==> flow/design.v <==
`timescale 1ns / 1ps
module LED_flow(
  input      i_clk,                     
  input      i_rst_n,                   
  input      pause,                     
  output reg [6:0] keyboard_val,        
  output reg [7:0] keyboard             
 );
reg [1:0] cnt2;                         
reg [3:0] flag;                         
reg [23:0] flag_time;                   
reg key_clk_sec;                        
reg key_clk_sec_d;
reg [1:0] cnt;                          
reg key_clk_d;
wire key_clk  = cnt[1];                 
wire sec_tick = key_clk_sec & ~key_clk_sec_d;
wire scan_tick = key_clk & ~key_clk_d;
always @ (posedge i_clk)
   begin
     if (i_rst_n) begin
         cnt <= 2'd0;
         cnt2 <= 2'd0;
         key_clk_sec <= 1'b0;
         key_clk_sec_d <= 1'b0;
         key_clk_d <= 1'b0;
     end else begin
         cnt <= cnt + 1'b1;
         cnt2 <= (cnt2 + 1'b1) % 2'd3;
         if(cnt2 < 2'd1)
             key_clk_sec <= 1'b1;
         else
             key_clk_sec <= 1'b0;
         key_clk_sec_d <= key_clk_sec;
         key_clk_d <= key_clk;
     end
   end
always @ (posedge i_clk)
  begin
    if (i_rst_n)
        flag_time <= 24'b0;
    else if(sec_tick && !pause)
        flag_time <= (flag_time + 1'b1) % 24'd8640000;
  end
always @ (posedge i_clk)
  if (i_rst_n) begin
    flag <= 4'd0;
    keyboard <= 8'b1111_1111;
    keyboard_val <= 7'b1111111;
  end else if (scan_tick)
  begin
    flag <= (flag + 1'b1) % 4'd8;
    case(flag)
       4'h0:begin
                keyboard <= 8'b0111_1111;    
                case((flag_time / 19'd360000) / 4'd10)
                4'd0:keyboard_val <= 7'b0000001;
                4'd1:keyboard_val <= 7'b1001111;
                4'd2:keyboard_val <= 7'b0010010;
                4'd3:keyboard_val <= 7'b0000110;
                4'd4:keyboard_val <= 7'b1001100;
                4'd5:keyboard_val <= 7'b0100100;
                4'd6:keyboard_val <= 7'b0100000;
                4'd7:keyboard_val <= 7'b0001111;
                4'd8:keyboard_val <= 7'b0000000;
                4'd9:keyboard_val <= 7'b0001100;
                endcase
            end
       4'h1:begin
                keyboard <= 8'b1011_1111;    
                case((flag_time / 19'd360000) % 4'd10)
                4'd0:keyboard_val <= 7'b0000001;
                4'd1:keyboard_val <= 7'b1001111;
                4'd2:keyboard_val <= 7'b0010010;
                4'd3:keyboard_val <= 7'b0000110;
                4'd4:keyboard_val <= 7'b1001100;
                4'd5:keyboard_val <= 7'b0100100;
                4'd6:keyboard_val <= 7'b0100000;
                4'd7:keyboard_val <= 7'b0001111;
                4'd8:keyboard_val <= 7'b0000000;
                4'd9:keyboard_val <= 7'b0001100;
                endcase
            end
       4'h2:begin
                keyboard <= 8'b1101_1111;    
                case(((flag_time / 13'd6000) % 6'd60) / 4'd10)
                4'd0:keyboard_val <= 7'b0000001;
                4'd1:keyboard_val <= 7'b1001111;
                4'd2:keyboard_val <= 7'b0010010;
                4'd3:keyboard_val <= 7'b0000110;
                4'd4:keyboard_val <= 7'b1001100;
                4'd5:keyboard_val <= 7'b0100100;
                4'd6:keyboard_val <= 7'b0100000;
                4'd7:keyboard_val <= 7'b0001111;
                4'd8:keyboard_val <= 7'b0000000;
                4'd9:keyboard_val <= 7'b0001100;
                endcase
            end
       4'h3:begin
                keyboard <= 8'b1110_1111;    
                case(((flag_time / 13'd6000) % 6'd60) % 4'd10)
                4'd0:keyboard_val <= 7'b0000001;
                4'd1:keyboard_val <= 7'b1001111;
                4'd2:keyboard_val <= 7'b0010010;
                4'd3:keyboard_val <= 7'b0000110;
                4'd4:keyboard_val <= 7'b1001100;
                4'd5:keyboard_val <= 7'b0100100;
                4'd6:keyboard_val <= 7'b0100000;
                4'd7:keyboard_val <= 7'b0001111;
                4'd8:keyboard_val <= 7'b0000000;
                4'd9:keyboard_val <= 7'b0001100;
                endcase
            end
       4'h4:begin
                keyboard <= 8'b1111_0111;    
                case(((flag_time / 7'd100) % 6'd60) / 4'd10)
                4'd0:keyboard_val <= 7'b0000001;
                4'd1:keyboard_val <= 7'b1001111;
                4'd2:keyboard_val <= 7'b0010010;
                4'd3:keyboard_val <= 7'b0000110;
                4'd4:keyboard_val <= 7'b1001100;
                4'd5:keyboard_val <= 7'b0100100;
                4'd6:keyboard_val <= 7'b0100000;
                4'd7:keyboard_val <= 7'b0001111;
                4'd8:keyboard_val <= 7'b0000000;
                4'd9:keyboard_val <= 7'b0001100;
                endcase
            end
       4'h5:begin
                keyboard <= 8'b1111_1011;    
                case(((flag_time / 7'd100) % 6'd60) % 4'd10)
                4'd0:keyboard_val <= 7'b0000001;
                4'd1:keyboard_val <= 7'b1001111;
                4'd2:keyboard_val <= 7'b0010010;
                4'd3:keyboard_val <= 7'b0000110;
                4'd4:keyboard_val <= 7'b1001100;
                4'd5:keyboard_val <= 7'b0100100;
                4'd6:keyboard_val <= 7'b0100000;
                4'd7:keyboard_val <= 7'b0001111;
                4'd8:keyboard_val <= 7'b0000000;
                4'd9:keyboard_val <= 7'b0001100;
                endcase
            end
       4'h6:begin
                keyboard <= 8'b1111_1101;    
                case((flag_time % 7'd100)/4'd10)
                4'd0:keyboard_val <= 7'b0000001;
                4'd1:keyboard_val <= 7'b1001111;
                4'd2:keyboard_val <= 7'b0010010;
                4'd3:keyboard_val <= 7'b0000110;
                4'd4:keyboard_val <= 7'b1001100;
                4'd5:keyboard_val <= 7'b0100100;
                4'd6:keyboard_val <= 7'b0100000;
                4'd7:keyboard_val <= 7'b0001111;
                4'd8:keyboard_val <= 7'b0000000;
                4'd9:keyboard_val <= 7'b0001100;
                endcase
            end
       4'h7:begin
                keyboard <= 8'b1111_1110;    
                case(flag_time % 4'd10)
                4'd0:keyboard_val <= 7'b0000001;
                4'd1:keyboard_val <= 7'b1001111;
                4'd2:keyboard_val <= 7'b0010010;
                4'd3:keyboard_val <= 7'b0000110;
                4'd4:keyboard_val <= 7'b1001100;
                4'd5:keyboard_val <= 7'b0100100;
                4'd6:keyboard_val <= 7'b0100000;
                4'd7:keyboard_val <= 7'b0001111;
                4'd8:keyboard_val <= 7'b0000000;
                4'd9:keyboard_val <= 7'b0001100;
                endcase
            end
    endcase
  end
endmodule
# Tool chain data of LED_flow
# The steps from the RTL of LED_flow to its reports follow in flow order.
# Line numbers count from 1 in the design file above.
# Library cell names are shortened.
# The mark n/a stands for no value.
[setup]
design = "LED_flow"
clock_port = "i_clk"
lib = "sky130hd"
corner = "tt_025C_1v80"

# Word-level counts
# Yosys after proc, flatten, opt, wreduce and memory -nomap, before mapping. Memory bits, and registers merged into a memory's read port (data or address), are not among the register bits. Print and check cells are not counted. Equal cells are merged and count once.
[classes]
n_addsub = 4
n_div = 16
n_cmp = 1
n_eq = 87
mux = 11
n_logic = 4
reduce_logical = 14
[op_table]
columns = ["operator", "n"]
rows = [
  ["equality test 24 x 3 -> 1 bit (second input constant)", 32],
  ["modulo 24 x 24 -> 24 bit (second input constant)", 1],
  ["case mux 7 bit (select 10 bit)", 8],
  ["divider 24 x 19 -> 24 bit (second input constant)", 1],
  ["equality test 24 x 2 -> 1 bit (second input constant)", 16],
  ["divider 24 x 4 -> 24 bit (second input constant)", 4],
  ["modulo 24 x 4 -> 24 bit (second input constant)", 4],
  ["equality test 24 x 4 -> 1 bit (second input constant)", 16],
  ["divider 24 x 13 -> 24 bit (second input constant)", 1],
  ["modulo 24 x 6 -> 24 bit (second input constant)", 2],
  ["equality test 24 x 1 -> 1 bit (second input constant)", 8],
  ["zero test 24 bit", 8],
  ["divider 24 x 7 -> 24 bit (second input constant)", 1],
  ["modulo 24 x 7 -> 24 bit (second input constant)", 1],
  ["inequality test 11 bit (second input constant)", 8],
  ["case mux 8 bit (select 8 bit)", 1],
  ["case mux 7 bit (select 8 bit)", 1],
  ["adder 24 x 1 -> 24 bit (second input constant)", 1],
  ["equality test 3 bit (second input constant)", 4],
  ["AND reduction 10 bit", 1],
  ["nonzero test 8 bit", 1],
  ["equality test 3 x 2 -> 1 bit (second input constant)", 2],
  ["adder 2 x 1 -> 2 bit (second input constant)", 2],
  ["modulo 2 x 2 -> 2 bit (second input constant)", 1],
  ["zero test 4 bit", 1],
  ["adder 3 x 1 -> 3 bit (second input constant)", 1],
  ["equality test 3 x 1 -> 1 bit (second input constant)", 1],
  ["bitwise AND 1 bit", 2],
]
# Other operator kinds: 6; their cells: 7.
[word_totals]
regBits = 49
out_inout_bits = 15
word_cells = 146

# Logic depth
# Yosys ltp: most cells in a row. Word level: on the elaborated netlist, between registers, memories and ports. Mapped: between sequential cells and ports; inverters and the memories' decode and read muxes count.
[depth]
word_depth = 6
abc_area = 0
ltp_mapped = 86
ltp_nobuf = 69

# Synthesis result
# Source: synth_stat.txt of the flow (Yosys; design flattened, memories mapped). It holds for the ABC_AREA given above (unset counts as 0); a run with the other value may have another netlist.
# Totals and module areas in this step are rounded.
[types]
columns = ["cell", "n"]
rows = [
  ["xnor2_1", 225],
  ["nor2_1", 404],
  ["nand2_1", 389],
  ["a21oi_1", 278],
  ["o21ai_0", 224],
  ["dfxtp_1", 48],
  ["nor3_1", 149],
  ["nand3_1", 140],
  ["mux2i_1", 65],
  ["clkbuf_1", 147],
  ["xor2_1", 59],
  ["a31oi_1", 75],
  ["a211oi_1", 62],
  ["o211ai_1", 62],
  ["inv_1", 106],
  ["and2_1", 58],
  ["nand4_1", 58],
  ["or3_1", 58],
]
# Other cell types: 134; their cells: 1233.
[mapped]
cell_count = 3840
mapped_area_mm2 = 0.025
sequential_area_mm2 = 0.000961
ff_cells = 48
buf_cells = 230

# Path before layout
# Source: OpenSTA report_checks on the synthesized netlist (no wires, ideal clock, input and output delay 20% of the period each), path of least setup slack; recovery checks are left aside. Register names are those of the netlist, which keeps one name where synthesis merged equal registers.
[synth_timing]
path_type = "register to register"
start = "register flag_time[20]"
end = "register keyboard_val[6]"
clock_period_ns = 25.0
setup_time_ns = 0.079
launch_ns = 0.000
arrival_ns = 19.806
required_ns = 24.921
slack_ns = 5.115
delay_ns = 19.885
stages = 77
synth_period_reached_ns = 19.885
# "delay_ns" = arrival - input delay + setup time.
# "stages" counts driving pins, that of a launching flip-flop among them; a cell with two outputs on the path counts twice.
# "synth_period_reached_ns" = period - worst setup slack (recovery checks aside). The figure is calculated, with input and output delays left at 20% of the set period.
# The rows between start and end are the longest chain of elaborated cells between them; the timing report does not say that the signal goes this way. Where chains are equally long, one stands for them.
# Each line given opens the expression or statement behind the cell; cells for indexed reads and writes are added by Yosys, which also makes memories of some case tables.
# A register here has more assigning lines than the two given.
[synth_between]
cell_sequence = "dfxtp_1 buf_2 or2_1 buf_2 a211oi_1 or3_1 buf_2 mux2_1 a211o_1 o21ai_1 a21oi_1 or3b_1 o221a_1 a211o_1 a32o_1 nor2b_2 nand3_2 a311oi_2 [41 not listed] a311oi_1 xor2_1 a2111oi_2 nand4bb_2 or4_4 a21o_1 o2111a_1 a32oi_1 xor2_1 or2_2 or4_4 nor2_2 nor3_1 or4_1 a32o_1 o41a_1 or3_1 o211ai_1"
elab_chain_cells = 6
cells_between = 112
cone_classes = "div (14); eq/ne (80); mux (9); reduce/logical (9)"
[synth_lines]
columns = ["element", "line_no", "rtl"]
rows = [
  ["start, declared", 11, "reg [23:0] flag_time;"],
  ["start, assigned", 41, "flag_time <= 24'b0;"],
  ["start, assigned", 43, "flag_time <= (flag_time + 1'b1) % 24'd8640000;"],
  ["divider 24 x 7 -> 24 bit", 131, "case(((flag_time / 7'd100) % 6'd60) % 4'd10)"],
  ["modulo 24 x 6 -> 24 bit", 131, ""],
  ["modulo 24 x 4 -> 24 bit", 131, ""],
  ["equality test 24 x 4 -> 1 bit", 131, ""],
  ["case mux 7 bit (select 10 bit)", 131, ""],
  ["case mux 7 bit (select 8 bit)", 53, "case(flag)"],
  ["end, assigned", 49, "keyboard_val <= 7'b1111111;"],
  ["end, assigned", 57, "4'd0:keyboard_val <= 7'b0000001;"],
  ["end, declared", 6, "output reg [6:0] keyboard_val,"],
]

# Timing after layout
# From the final timing report of run 1: the path of least setup slack in the routed layout; clock arrival at registers is part of the times.
[layout_timing]
path_type = "register to register"
start = "register flag_time[22]"
end = "register keyboard_val[0]"
clock_period_ns = 17.5
setup_time_ns = 0.13
launch_ns = 0.30
arrival_ns = 19.60
required_ns = 17.66
slack_ns = -1.94
stages = 86
# The rows between start and end are the longest chain of elaborated cells between them; the timing report does not say that the signal goes this way. Where chains are equally long, one stands for them.
# A register here has more assigning lines than the two given.
[layout_between]
cell_sequence = "dfxtp_4 buf_6 nand3b_1 a211oi_2 or3_4 mux2_1 a211o_1 buf_4 o21ai_2 buf_6 nand4_1 nor3b_4 a2bb2o_4 buf_4 o2bb2ai_4 o31ai_2 buf_4 mux2i_4 [50 not listed] nand4bb_4 or4_4 a2111oi_4 nand4_1 buf_6 buf_6 a311oi_4 xor2_2 a211oi_4 nand4_1 nor2_4 nor3_2 or4_1 a32o_2 buf_4 or4_1 a221oi_2 o21ai_1"
elab_chain_cells = 6
cells_between = 112
cone_classes = "div (14); eq/ne (80); mux (9); reduce/logical (9)"
[layout_lines]
columns = ["element", "line_no", "rtl"]
rows = [
  ["start, declared", 11, "reg [23:0] flag_time;"],
  ["start, assigned", 41, "flag_time <= 24'b0;"],
  ["start, assigned", 43, "flag_time <= (flag_time + 1'b1) % 24'd8640000;"],
  ["divider 24 x 7 -> 24 bit", 131, "case(((flag_time / 7'd100) % 6'd60) % 4'd10)"],
  ["modulo 24 x 6 -> 24 bit", 131, ""],
  ["modulo 24 x 4 -> 24 bit", 131, ""],
  ["equality test 24 x 4 -> 1 bit", 131, ""],
  ["case mux 7 bit (select 10 bit)", 131, ""],
  ["case mux 7 bit (select 8 bit)", 53, "case(flag)"],
  ["end, assigned", 49, "keyboard_val <= 7'b1111111;"],
  ["end, assigned", 57, "4'd0:keyboard_val <= 7'b0000001;"],
  ["end, declared", 6, "output reg [6:0] keyboard_val,"],
]

# Stored flow runs of LED_flow (5 of them; Yosys, OpenROAD, sky130hd). They differ in their settings and are not a sequence. Constraints: input delay and output delay 20% of the set period each, output load 0.01 pF.
# "clock_period_reached_ns" means the clock period less the worst setup slack. The figure is calculated, with input and output delays left at 20% of the set period.
# "final_power_w" rests on the timing tool's default activity at the inputs, not on a simulated workload.
# Values from the reports are rounded here.

[[run]]
name = "run 1"
[run.settings]
ABC_AREA = 0
CORE_MARGIN = 3
CORE_UTILIZATION = 48
HOLD_SLACK_MARGIN = 0.07
PLACE_DENSITY_LB_ADDON = 0.08
SETUP_SLACK_MARGIN = 5.0
SLEW_MARGIN = 15
period_ns = 17.5
CAP_MARGIN = 20
[run.results]
final_die_area_mm2 = 0.055
clock_period_reached_ns = 19.436
holdWs_ns = 0.450
fin_util_pct = 77.8
setup_worst_slack_ns = -1.94
final_power_w = 0.00769
synth_chip_area_mm2 = 0.025

[[run]]
name = "run 2"
[run.settings]
CAP_MARGIN = 0
CELL_PAD_IN_SITES_DETAIL_PLACEMENT = 0
CELL_PAD_IN_SITES_GLOBAL_PLACEMENT = 3
CORE_ASPECT_RATIO = 0.71
CORE_MARGIN = 6
CORE_UTILIZATION = 40
CTS_CLUSTER_SIZE = 30
GPL_TIMING_DRIVEN = 1
MAX_ROUTING_LAYER = "met5"
MIN_ROUTING_LAYER = "met1"
PLACE_DENSITY = 0.6
TNS_END_PERCENT = 5
period_ns = 42.7
SLEW_MARGIN = 20
[run.results]
final_die_area_mm2 = 0.0689
holdWs_ns = 0.430
setup_worst_slack_ns = 15.1
fin_util_pct = 42.1
final_power_w = 0.00196
clock_period_reached_ns = 27.614
synth_chip_area_mm2 = 0.025

[[run]]
name = "run 3"
[run.settings]
CORE_UTILIZATION = 40
PLACE_DENSITY = 0.6
period_ns = 25.0
CAP_MARGIN = 20
CORE_MARGIN = 2
SLEW_MARGIN = 20
[run.results]
final_power_w = 0.00329
clock_period_reached_ns = 23.634
holdWs_ns = 0.423
fin_util_pct = 42.8
synth_chip_area_mm2 = 0.025
final_die_area_mm2 = 0.0646
setup_worst_slack_ns = 1.37

[[run]]
name = "run 4"
[run.settings]
CAP_MARGIN = 15
CELL_PAD_IN_SITES_GLOBAL_PLACEMENT = 3
CORE_ASPECT_RATIO = 1.61
CORE_UTILIZATION = 40
GPL_TIMING_DRIVEN = 0
MIN_ROUTING_LAYER = "met2"
PLACE_DENSITY = 0.6
TNS_END_PERCENT = 40
period_ns = 37.4
CORE_MARGIN = 2
SLEW_MARGIN = 20
[run.results]
clock_period_reached_ns = 26.685
synth_chip_area_mm2 = 0.025
fin_util_pct = 42.6
setup_worst_slack_ns = 10.7
holdWs_ns = 0.439
final_power_w = 0.00228
final_die_area_mm2 = 0.0647

[[run]]
name = "run 5"
[run.settings]
CORE_UTILIZATION = 28
PLACE_DENSITY = 0.6
period_ns = 24.3
CAP_MARGIN = 20
CORE_MARGIN = 2
SLEW_MARGIN = 20
[run.results]
final_power_w = 0.00341
final_die_area_mm2 = 0.0919
fin_util_pct = 30.5
holdWs_ns = 0.420
setup_worst_slack_ns = 1.41
clock_period_reached_ns = 22.888
synth_chip_area_mm2 = 0.025
